==> flow/design.v <==
package cordic_pkg;
    localparam int XY_W = 16;
    localparam int ANGLE_W = 32;
    localparam int MAX_ITER = 32;  
    localparam logic signed [31:0] ANG_PI = 32'sh8000_0000;
    localparam logic signed [31:0] ANG_PI_2 = 32'sh4000_0000;
    localparam logic signed [15:0] KINV_Q15 = 16'sd19898;  
    localparam int KINV_SHIFT = 15;
    localparam real PI = 3.14159265358979323846;
    function automatic logic signed [MAX_ITER-1:0] atan_lut(input int unsigned idx);
        case (idx)
          0: atan_lut = 32'sh2000_0000;
          1: atan_lut = 32'sh12E4_051D;
          2: atan_lut = 32'sh09FB_385B;
          3: atan_lut = 32'sh0511_11D4;
          4: atan_lut = 32'sh028B_0D43;
          5: atan_lut = 32'sh0145_77E1;
          6: atan_lut = 32'sh00A2_EC1E;
          7: atan_lut = 32'sh0051_F155;
          8: atan_lut = 32'sh0028_F953;
          9: atan_lut = 32'sh0014_7E6E;
          10: atan_lut = 32'sh000A_7CC8;
          11: atan_lut = 32'sh0005_3E64;
          12: atan_lut = 32'sh0002_9F32;
          13: atan_lut = 32'sh0001_4F99;
          14: atan_lut = 32'sh0000_A7CC;
          15: atan_lut = 32'sh0000_53E6;
          default: atan_lut = 32'sd0;
        endcase
    endfunction
endpackage
module cordic_stage #(
    parameter int XYI = 19,
    parameter int ANGLE_W = 32,
    parameter int I = 0,
    parameter logic MODE = 1'b0  
)(
    input logic clk,
    input logic rst_n,
    input logic ce,
    input logic signed [XYI:0] x_in,
    input logic signed [XYI:0] y_in,
    input logic signed [ANGLE_W-1:0] z_in,
    output logic signed [XYI:0] x_out,
    output logic signed [XYI:0] y_out,
    output logic signed [ANGLE_W-1:0] z_out
);
    typedef enum logic {MODE_ROT = 1'b0, MODE_VEC = 1'b1} cordic_mode_e;
    logic signed [XYI:0] x_shr;
    logic signed [XYI:0] y_shr;
    logic signed [ANGLE_W-1:0] atan_i;
    logic dir;
    always_comb begin
        x_shr = x_in >>> I;
        y_shr = y_in >>> I;
        atan_i = $signed(cordic_pkg::atan_lut(I));
        dir = (MODE == MODE_ROT) ? z_in[ANGLE_W-1] : y_in[XYI];
    end
    always_ff @(posedge clk or negedge rst_n) begin
        if (!rst_n) begin
            x_out <= '0;
            y_out <= '0;
            z_out <= '0;
        end else if (ce) begin
            if (MODE == MODE_ROT) begin
                x_out <= dir ? (x_in + y_shr) : (x_in - y_shr);
                y_out <= dir ? (y_in - x_shr) : (y_in + x_shr);
                z_out <= dir ? (z_in + atan_i) : (z_in - atan_i);
            end else begin
                x_out <= dir ? (x_in - y_shr) : (x_in + y_shr);
                y_out <= dir ? (y_in + x_shr) : (y_in - x_shr);
                z_out <= dir ? (z_in - atan_i) : (z_in + atan_i);
            end
        end
      end
endmodule
module cordic_preproc #(
  parameter int XY_W = 16,
  parameter int XYI = 19,
  parameter int ANGLE_W = 32
)(
  input logic clk,
  input logic rst_n,
  input logic ce,
  input logic load,
  input logic signed [XY_W-1:0] x_in,
  input logic signed [XY_W-1:0] y_in,
  input logic [ANGLE_W-1:0] angle_in,
  output logic signed [XYI:0] x0,
  output logic signed [XYI:0] y0,
  output logic signed [ANGLE_W-1:0] z0
);
  logic signed [ANGLE_W-1:0] ang_s;
  logic [1:0] quadrant;
  logic signed [XYI:0] x_ext, y_ext;
  always_comb begin
    ang_s = $signed(angle_in);
    quadrant = ang_s[ANGLE_W-1 -: 2];
    x_ext = {{(XYI-XY_W+1){x_in[XY_W-1]}}, x_in};
    y_ext = {{(XYI-XY_W+1){y_in[XY_W-1]}}, y_in};
  end
  always_ff @(posedge clk or negedge rst_n) begin
    if (!rst_n) begin
      x0 <= '0;
      y0 <= '0;
      z0 <= '0;
    end else if (ce) begin
      if (load) begin
        unique case (quadrant)
          2'b00, 2'b11: begin
            x0 <= x_ext;
            y0 <= y_ext;
            z0 <= ang_s;
          end
          2'b01: begin
            x0 <= -y_ext;
            y0 <= x_ext;
            z0 <= ang_s - $signed(cordic_pkg::ANG_PI_2);
          end
          2'b10: begin
            x0 <= y_ext;
            y0 <= -x_ext;
            z0 <= ang_s + $signed(cordic_pkg::ANG_PI_2);
          end
        endcase
      end
    end
  end
endmodule
module cordic_rotator #(
    parameter int XY_W = 16,
    parameter int ANGLE_W = 32,
    parameter int ITER = 16,
    parameter int GUARD = 3,
    parameter int GAIN_COMP = 0
)(
    input logic clk,
    input logic rst_n,
    input logic in_valid,
    output logic in_ready,
    input logic signed [XY_W-1:0] x_start,
    input logic signed [XY_W-1:0] y_start,
    input logic signed [ANGLE_W-1:0] angle,
    output logic out_valid,
    input logic out_ready,
    output logic signed [XY_W-1:0] cosine,
    output logic signed [XY_W-1:0] sine
);
    logic stall;
    logic accept;
    assign stall = out_valid && !out_ready;
    assign in_ready = !stall;
    assign accept = in_valid && in_ready;
    logic [ITER:0] vld;
    always_ff @(posedge clk or negedge rst_n) begin
        if (!rst_n) begin
            vld <= '0;
        end else if (!stall) begin
            vld <= {vld[ITER-1:0], accept};
        end
    end
    assign out_valid = vld[ITER];
    localparam int XYI = XY_W + GUARD;
    logic signed [XYI:0] x0;
    logic signed [XYI:0] y0;
    logic signed [ANGLE_W-1:0] z0;
    cordic_preproc #(
        .XY_W(XY_W),
        .XYI(XYI),
        .ANGLE_W(ANGLE_W)
    ) u_preproc (
        .clk(clk),
        .rst_n(rst_n),
        .ce(!stall),
        .load(accept),
        .x_in(x_start),
        .y_in(y_start),
        .angle_in(angle),
        .x0(x0),
        .y0(y0),
        .z0(z0)
    );
    logic signed [XYI:0] x_pipe [0:ITER];
    logic signed [XYI:0] y_pipe [0:ITER];
    logic signed [ANGLE_W-1:0] z_pipe [0:ITER];
    assign x_pipe[0] = x0;
    assign y_pipe[0] = y0;
    assign z_pipe[0] = z0;
    genvar i;
    generate
        for (i = 0; i < ITER; i++) begin : STG
            cordic_stage #(
                .XYI(XYI),
                .ANGLE_W(ANGLE_W),
                .I(i),
                .MODE(1'b0) 
            ) u_stage (
                .clk(clk),
                .rst_n(rst_n),
                .ce(!stall),
                .x_in(x_pipe[i]),
                .y_in(y_pipe[i]),
                .z_in(z_pipe[i]),
                .x_out(x_pipe[i+1]),
                .y_out(y_pipe[i+1]),
                .z_out(z_pipe[i+1])
            );
         end
    endgenerate
    logic signed [XYI:0] cos_raw, sin_raw;
    assign cos_raw = x_pipe[ITER];
    assign sin_raw = y_pipe[ITER];
    localparam int MULT_W = (XYI+1) + 16;
    logic signed [MULT_W-1:0] cos_prod, sin_prod;
    logic signed [XYI:0] cos_sc, sin_sc;
    always_comb begin
        cos_prod = $signed(cos_raw) * $signed(cordic_pkg::KINV_Q15);
        sin_prod = $signed(sin_raw) * $signed(cordic_pkg::KINV_Q15);
        cos_sc = $signed(cos_prod >>> cordic_pkg::KINV_SHIFT);
        sin_sc = $signed(sin_prod >>> cordic_pkg::KINV_SHIFT);
    end
    logic signed [XYI:0] cos_sel, sin_sel;
    always_comb begin
      if (GAIN_COMP) begin
        cos_sel = cos_sc;
        sin_sel = sin_sc;
      end else begin
        cos_sel = cos_raw;
        sin_sel = sin_raw;
      end
    end
    assign cosine = cos_sel[XY_W-1:0];
    assign sine = sin_sel[XY_W-1:0];
endmodule
module cordic_rot_top (
    input logic clk,
    input logic rst_n,
    input logic in_valid,
    output logic in_ready,
    input logic signed [15:0] x_start,
    input logic signed [15:0] y_start,
    input logic signed [31:0] angle,
    output logic out_valid,
    input logic out_ready,
    output logic signed [15:0] cosine,
    output logic signed [15:0] sine
);
    cordic_rotator #(
        .XY_W(16),
        .ANGLE_W(32),
        .ITER(16),
        .GUARD(3),
        .GAIN_COMP(1)
    ) u_rot (
        .clk(clk),
        .rst_n(rst_n),
        .in_valid(in_valid),
        .in_ready(in_ready),
        .x_start(x_start),
        .y_start(y_start),
        .angle(angle),
        .out_valid(out_valid),
        .out_ready(out_ready),
        .cosine(cosine),
        .sine(sine)
    );
endmodule
* Step by step through the tools: cordic_rot_top
What the tools print for cordic_rot_top, step after step.
Line numbers count from 1 in the design file above.
Library cell names are shortened.
Not given: n/a
- Design top :: cordic_rot_top
- Clock input :: clk
- Standard-cell library :: sky130hd
- Library corner :: tt_025C_1v80

* Word-level counts
Source: Yosys, flattened and elaborated. Widths are those after wreduce. Registers that Yosys merges into a memory's read port (data or address) are not register bits. Print and check cells do not count. Equal cells are merged and count once.
- Muxes and demuxes :: 50
- Bitwise gates (word level) :: 1
- Add/subtract/negate cells :: 97
- Reduce/logical cells :: 7
- Equality and inequality tests :: 3
- Multiply operators :: 2
** Operator list (count)
- multiplier 20 x 15 -> 30 bit with constant B :: 2
- two-way mux 20 bit :: 32
- two-way mux 32 bit :: 15
- case mux 20 bit (select 3 bit) :: 2
- case mux 32 bit (select 3 bit) :: 1
- negation 16 -> 20 bit :: 2
- adder 20 x 10 -> 20 bit :: 2
- subtractor 20 x 10 -> 20 bit :: 2
- adder 20 x 11 -> 20 bit :: 2
- subtractor 20 x 11 -> 20 bit :: 2
- adder 20 x 12 -> 20 bit :: 2
- subtractor 20 x 12 -> 20 bit :: 2
- adder 20 x 13 -> 20 bit :: 2
- subtractor 20 x 13 -> 20 bit :: 2
- adder 20 x 14 -> 20 bit :: 2
- subtractor 20 x 14 -> 20 bit :: 2
- adder 20 x 15 -> 20 bit :: 2
- subtractor 20 x 15 -> 20 bit :: 2
- adder 20 x 16 -> 20 bit :: 2
- subtractor 20 x 16 -> 20 bit :: 2
- adder 20 x 17 -> 20 bit :: 2
- subtractor 20 x 17 -> 20 bit :: 2
- adder 20 x 18 -> 20 bit :: 2
- subtractor 20 x 18 -> 20 bit :: 2
- adder 20 x 19 -> 20 bit :: 2
- subtractor 20 x 19 -> 20 bit :: 2
- subtractor 20 bit :: 2
- adder 20 x 5 -> 20 bit :: 2
Other operator kinds: 50; their cells: 62.
- Input port bits :: 68
- Word-level cells :: 211
- Flip-flop bits (word level) :: 1209

* Depth
Longest topological path by Yosys (ltp), each cell counted once; first at word level (registers and memories cut), then after technology mapping (sequential cells cut; the memories' decode and read muxes count).
- Depth in word-level cells :: 5
- ABC_AREA :: 0
- Gate-level depth with buffers :: 23

* Synthesis result
Yosys stat after the flow's synthesis: flattened, memories mapped to cells. It holds for the ABC_AREA given above (unset counts as 0); a run with the other value may have another netlist.
** Cells by type (count)
- dfrtp_1 :: 1175
- ha_1 :: 1362
- a21oi_1 :: 1421
- xnor2_1 :: 709
- fa_1 :: 256
- nand2_1 :: 1311
- o21ai_0 :: 911
- nor2_1 :: 1210
- xor2_1 :: 509
- inv_1 :: 815
- a21o_1 :: 336
- nor3_1 :: 303
- clkbuf_1 :: 341
- nand2b_1 :: 176
- o21bai_1 :: 134
- o21a_1 :: 127
- o31ai_1 :: 118
- nand3_1 :: 165
Other cell types: 72; their cells: 1296.
- Sequential area :: 29403.2 µm²
- Synthesis area :: 106246.9 µm²
- Buffers :: 371
- Cells in the netlist :: 12675
- Mapped flip-flops :: 1175
The figures by module come from a second, unflattened synthesis with its own total; it is not the netlist above.
- Cell total of the unflattened synthesis :: 13904
- Area (unflattened synthesis) :: 122764.0 µm²
Rows give one instance, submodules left out.
** Modules
- cordic_rotator :: area 11464.7 µm², times used 1, cells 1154
- cordic_stage :: area 7128.1 µm², times used 1, cells 837
- cordic_stage :: area 7084.3 µm², times used 1, cells 827
- cordic_stage :: area 7045.5 µm², times used 1, cells 809
- cordic_stage :: area 7006.7 µm², times used 1, cells 809
- cordic_stage :: area 6934.2 µm², times used 1, cells 810
- cordic_stage :: area 6874.1 µm², times used 1, cells 827
- cordic_stage :: area 6804.0 µm², times used 1, cells 790
- cordic_stage :: area 6780.3 µm², times used 1, cells 770
- cordic_stage :: area 6761.5 µm², times used 1, cells 783
- cordic_stage :: area 6723.9 µm², times used 1, cells 744
- cordic_stage :: area 6691.4 µm², times used 1, cells 784
- cordic_stage :: area 6607.6 µm², times used 1, cells 749
- cordic_stage :: area 6471.2 µm², times used 1, cells 713
Further modules, not shown: 5.

* Timing after synthesis
Path of least setup slack by OpenSTA after synthesis, without wires, with an ideal clock, recovery checks aside; 20% of the period is set as input and as output delay. Where synthesis merged equal registers, the netlist keeps one of their names.
- Path kind :: register to output
- Start :: reg u_rot.STG[15].u_stage.x_out[5]
- End :: out cosine[15]
- Period :: 8500 ps
- Buffers on the path :: 0
- Output delay :: 1700 ps
- Arrival time :: 5810 ps
- Time at the first pin :: 0 ps
- Driving pins on the path :: 24
- Delay of the path :: 5810 ps
- Slack :: 990 ps
- Synthesis period reached :: 7510 ps
"delay of the path" is the arrival time less input delay plus setup time.
At an output port there is no setup time.
"driving pins on the path" counts driving pins, that of a launching flip-flop among them; a cell with two outputs on the path counts twice.
"synthesis period reached" = period - worst setup slack (recovery checks aside). The figure is calculated, with input and output delays left at 20% of the set period.
Between the ends stands the longest chain of elaborated cells between them, by number of cells; it is not shown to be the way that was timed. Of several equally long chains one is given.
A line is the first line of the expression or statement that the cell stems from. Yosys adds cells for indexed reads and writes and turns some case tables into memories.
At most two assigning lines are given for a register; there are more.
- Path through :: dfrtp_1 > ha_1 > xor2_1 > ha_1 > a21oi_1 > fa_1 > fa_1 > inv_1 > fa_1 > inv_1 > fa_1 > inv_1 > ha_1 > a21o_1 > a21o_1 > a21oi_1 > o21ai_0 > inv_1 > a21oi_1 > o41ai_1 > o211ai_1 > o41ai_1 > o21ba_2 > xnor2_1
- Length of the longest elaborated chain :: 1
** RTL lines, path post-synthesis
- from (decl) :: RTL line 44 : output logic signed [XYI:0] x_out,
- from (assign) :: RTL line 66 : x_out <= dir ? (x_in + y_shr) : (x_in - y_shr);
- from (assign) :: RTL line 70 : x_out <= dir ? (x_in - y_shr) : (x_in + y_shr);
- multiplier 20 x 15 -> 30 bit :: RTL line 217 : cos_prod = $signed(cos_raw) * $signed(cordic_pkg::KINV_Q15);
- to (decl) :: RTL line 245 : output logic signed [15:0] cosine,

* Path in the finished layout
Path of least setup slack in the final report of entry A (OpenROAD, finished layout, wires in). Where an end is a register, its clock arrival counts in the times.
The report prints the path's times to 10 ps; the period is as set.
- Path kind :: register to output
- Start :: reg u_rot.STG[15].u_stage.y_out[6]
- End :: out sine[12]
- Buffers on the path :: 3
- Driving pins on the path :: 26
- Output delay :: 1770 ps
- Arrival time :: 7120 ps
- Slack :: -30 ps
- Time at the first pin :: 880 ps
- Period :: 8860 ps
Between the ends stands the longest chain of elaborated cells between them, by number of cells; it is not shown to be the way that was timed. Of several equally long chains one is given.
At most two assigning lines are given for a register; there are more.
- Path through :: dfrtp_2 > buf_4 > ha_1 > xor2_1 > ha_1 > inv_1 > fa_1 > fa_1 > inv_1 > fa_1 > inv_1 > fa_1 > inv_1 > ha_1 > a21o_1 > a221oi_1 > o31a_1 > a21oi_2 > o21ai_0 > buf_4 > a21boi_2 > nand2_1 > a31oi_4 > a21o_1 > xor2_1 > clkdlybuf4s50_1
- Length of the longest elaborated chain :: 1
** RTL lines, path after layout
- from (decl) :: RTL line 45 : output logic signed [XYI:0] y_out,
- from (assign) :: RTL line 67 : y_out <= dir ? (y_in - x_shr) : (y_in + x_shr);
- from (assign) :: RTL line 71 : y_out <= dir ? (y_in + x_shr) : (y_in - x_shr);
- multiplier 20 x 15 -> 30 bit :: RTL line 218 : sin_prod = $signed(sin_raw) * $signed(cordic_pkg::KINV_Q15);
- to (decl) :: RTL line 246 : output logic signed [15:0] sine

Measured data: module cordic_rot_top, platform sky130hd, 3 stored runs of the flow under differing settings, order arbitrary. Input and output delays are each 20% of the period that was set; the output load is 0.01 pF.
"reached clock period" is the run's clock period less its worst setup slack. It is reckoned from that one timing run; input and output delays stay at 20% of the period that was set.
By "worst path time" is meant the share of the clock period that the worst setup path is allowed (20% is reserved at inputs, 20% at outputs), minus its slack. Clock arrival times at its registers enter into it.
"worst path time" is known to 10 ps.

* Entry A
** Files
==> flow/run.sh <==
#!/bin/bash
# the make line also repeats the synthesis and layout settings of config.mk as NAME=value (left out here)
make -C /OpenROAD-flow-scripts/flow DESIGN_CONFIG=/design/flow/config.mk WORK_HOME=/design/flow/orfs CLKGATE_MAP_FILE= finish
==> flow/config.mk <==
export PLATFORM = sky130hd
export DESIGN_NAME = cordic_rot_top
export DESIGN_NICKNAME = cordic_rot_top
export VERILOG_FILES = /design/flow/design.v
export SDC_FILE = /design/flow/constraint.sdc
export NUM_CORES = 4
export LEC_CHECK = 0
export CAP_MARGIN = 5
export CELL_PAD_IN_SITES_GLOBAL_PLACEMENT = 1
export CORE_MARGIN = 2
export CORE_UTILIZATION = 40
export CTS_CLUSTER_DIAMETER = 50
export MAX_ROUTING_LAYER = met4
export MIN_ROUTING_LAYER = met1
export PLACE_DENSITY_LB_ADDON = 0.13
export SETUP_SLACK_MARGIN = -0.36
export SLEW_MARGIN = 20
==> flow/constraint.sdc <==
create_clock -name core_clock -period 8.86 [get_ports {clk}]
set_input_delay 1.7720 -clock core_clock [delete_from_list [all_inputs] [get_ports {clk}]]
set_output_delay 1.7720 -clock core_clock [all_outputs]
set_load 0.01 [all_outputs]
** Results
- Worst path time :: 7120 ps
- Class of the worst setup path :: register to output
- Cell area after synthesis :: 106246.9 µm²
- Post-route setup TNS :: -38 ps
- Post-route worst hold slack :: 462 ps
- Utilization of the finished layout :: 0.448
- Setup slack of the worst path :: -34 ps
- Area of the standard cells in the finished layout :: 118437.0 µm²
- Reached clock period :: 8894 ps
- Die area :: 269756.0 µm²

* Entry B
** Files
==> flow/run.sh <==
#!/bin/bash
# the make line also repeats the synthesis and layout settings of config.mk as NAME=value (left out here)
make -C /OpenROAD-flow-scripts/flow DESIGN_CONFIG=/design/flow/config.mk WORK_HOME=/design/flow/orfs CLKGATE_MAP_FILE= finish
==> flow/config.mk <==
export PLATFORM = sky130hd
export DESIGN_NAME = cordic_rot_top
export DESIGN_NICKNAME = cordic_rot_top
export VERILOG_FILES = /design/flow/design.v
export SDC_FILE = /design/flow/constraint.sdc
export NUM_CORES = 4
export LEC_CHECK = 0
export CAP_MARGIN = 30
export CORE_MARGIN = 2
export CORE_UTILIZATION = 49
export CTS_CLUSTER_DIAMETER = 382
export CTS_CLUSTER_SIZE = 49
export PLACE_DENSITY = 0.85
export SETUP_SLACK_MARGIN = 1.76
export SLEW_MARGIN = 0
export TNS_END_PERCENT = 35
==> flow/constraint.sdc <==
create_clock -name core_clock -period 6.64 [get_ports {clk}]
set_input_delay 1.3280 -clock core_clock [delete_from_list [all_inputs] [get_ports {clk}]]
set_output_delay 1.3280 -clock core_clock [all_outputs]
set_load 0.01 [all_outputs]
** Results
- Worst path time :: 6490 ps
- Class of the worst setup path :: register to output
- Cell area after synthesis :: 106246.9 µm²
- Post-route setup TNS :: -20550 ps
- Post-route worst hold slack :: 477 ps
- Utilization of the finished layout :: 0.528
- Setup slack of the worst path :: -1182 ps
- Area of the standard cells in the finished layout :: 113559.0 µm²
- Reached clock period :: 7822 ps
- Die area :: 220571.0 µm²

* Entry C
** Files
==> flow/run.sh <==
#!/bin/bash
# the make line also repeats the synthesis and layout settings of config.mk as NAME=value (left out here)
make -C /OpenROAD-flow-scripts/flow DESIGN_CONFIG=/design/flow/config.mk WORK_HOME=/design/flow/orfs CLKGATE_MAP_FILE= finish
==> flow/config.mk <==
export PLATFORM = sky130hd
export DESIGN_NAME = cordic_rot_top
export DESIGN_NICKNAME = cordic_rot_top
export VERILOG_FILES = /design/flow/design.v
export SDC_FILE = /design/flow/constraint.sdc
export NUM_CORES = 4
export LEC_CHECK = 0
export ABC_AREA = 1
export CAP_MARGIN = 5
export CELL_PAD_IN_SITES_GLOBAL_PLACEMENT = 1
export CORE_MARGIN = 2
export CORE_UTILIZATION = 40
export CTS_CLUSTER_DIAMETER = 50
export GPL_TIMING_DRIVEN = 0
export MAX_ROUTING_LAYER = met5
export MIN_ROUTING_LAYER = met1
export SETUP_SLACK_MARGIN = -0.36
export SLEW_MARGIN = 20
==> flow/constraint.sdc <==
create_clock -name core_clock -period 14.0 [get_ports {clk}]
set_input_delay 2.8000 -clock core_clock [delete_from_list [all_inputs] [get_ports {clk}]]
set_output_delay 2.8000 -clock core_clock [all_outputs]
set_load 0.01 [all_outputs]
** Results
- Worst path time :: 7260 ps
- Class of the worst setup path :: register to output
- Cell area after synthesis :: 125046.2 µm²
- Post-route setup TNS :: 0 ps
- Post-route worst hold slack :: 465 ps
- Utilization of the finished layout :: 0.448
- Setup slack of the worst path :: 3944 ps
- Area of the standard cells in the finished layout :: 139491.0 µm²
- Reached clock period :: 10056 ps
- Die area :: 317104.0 µm²
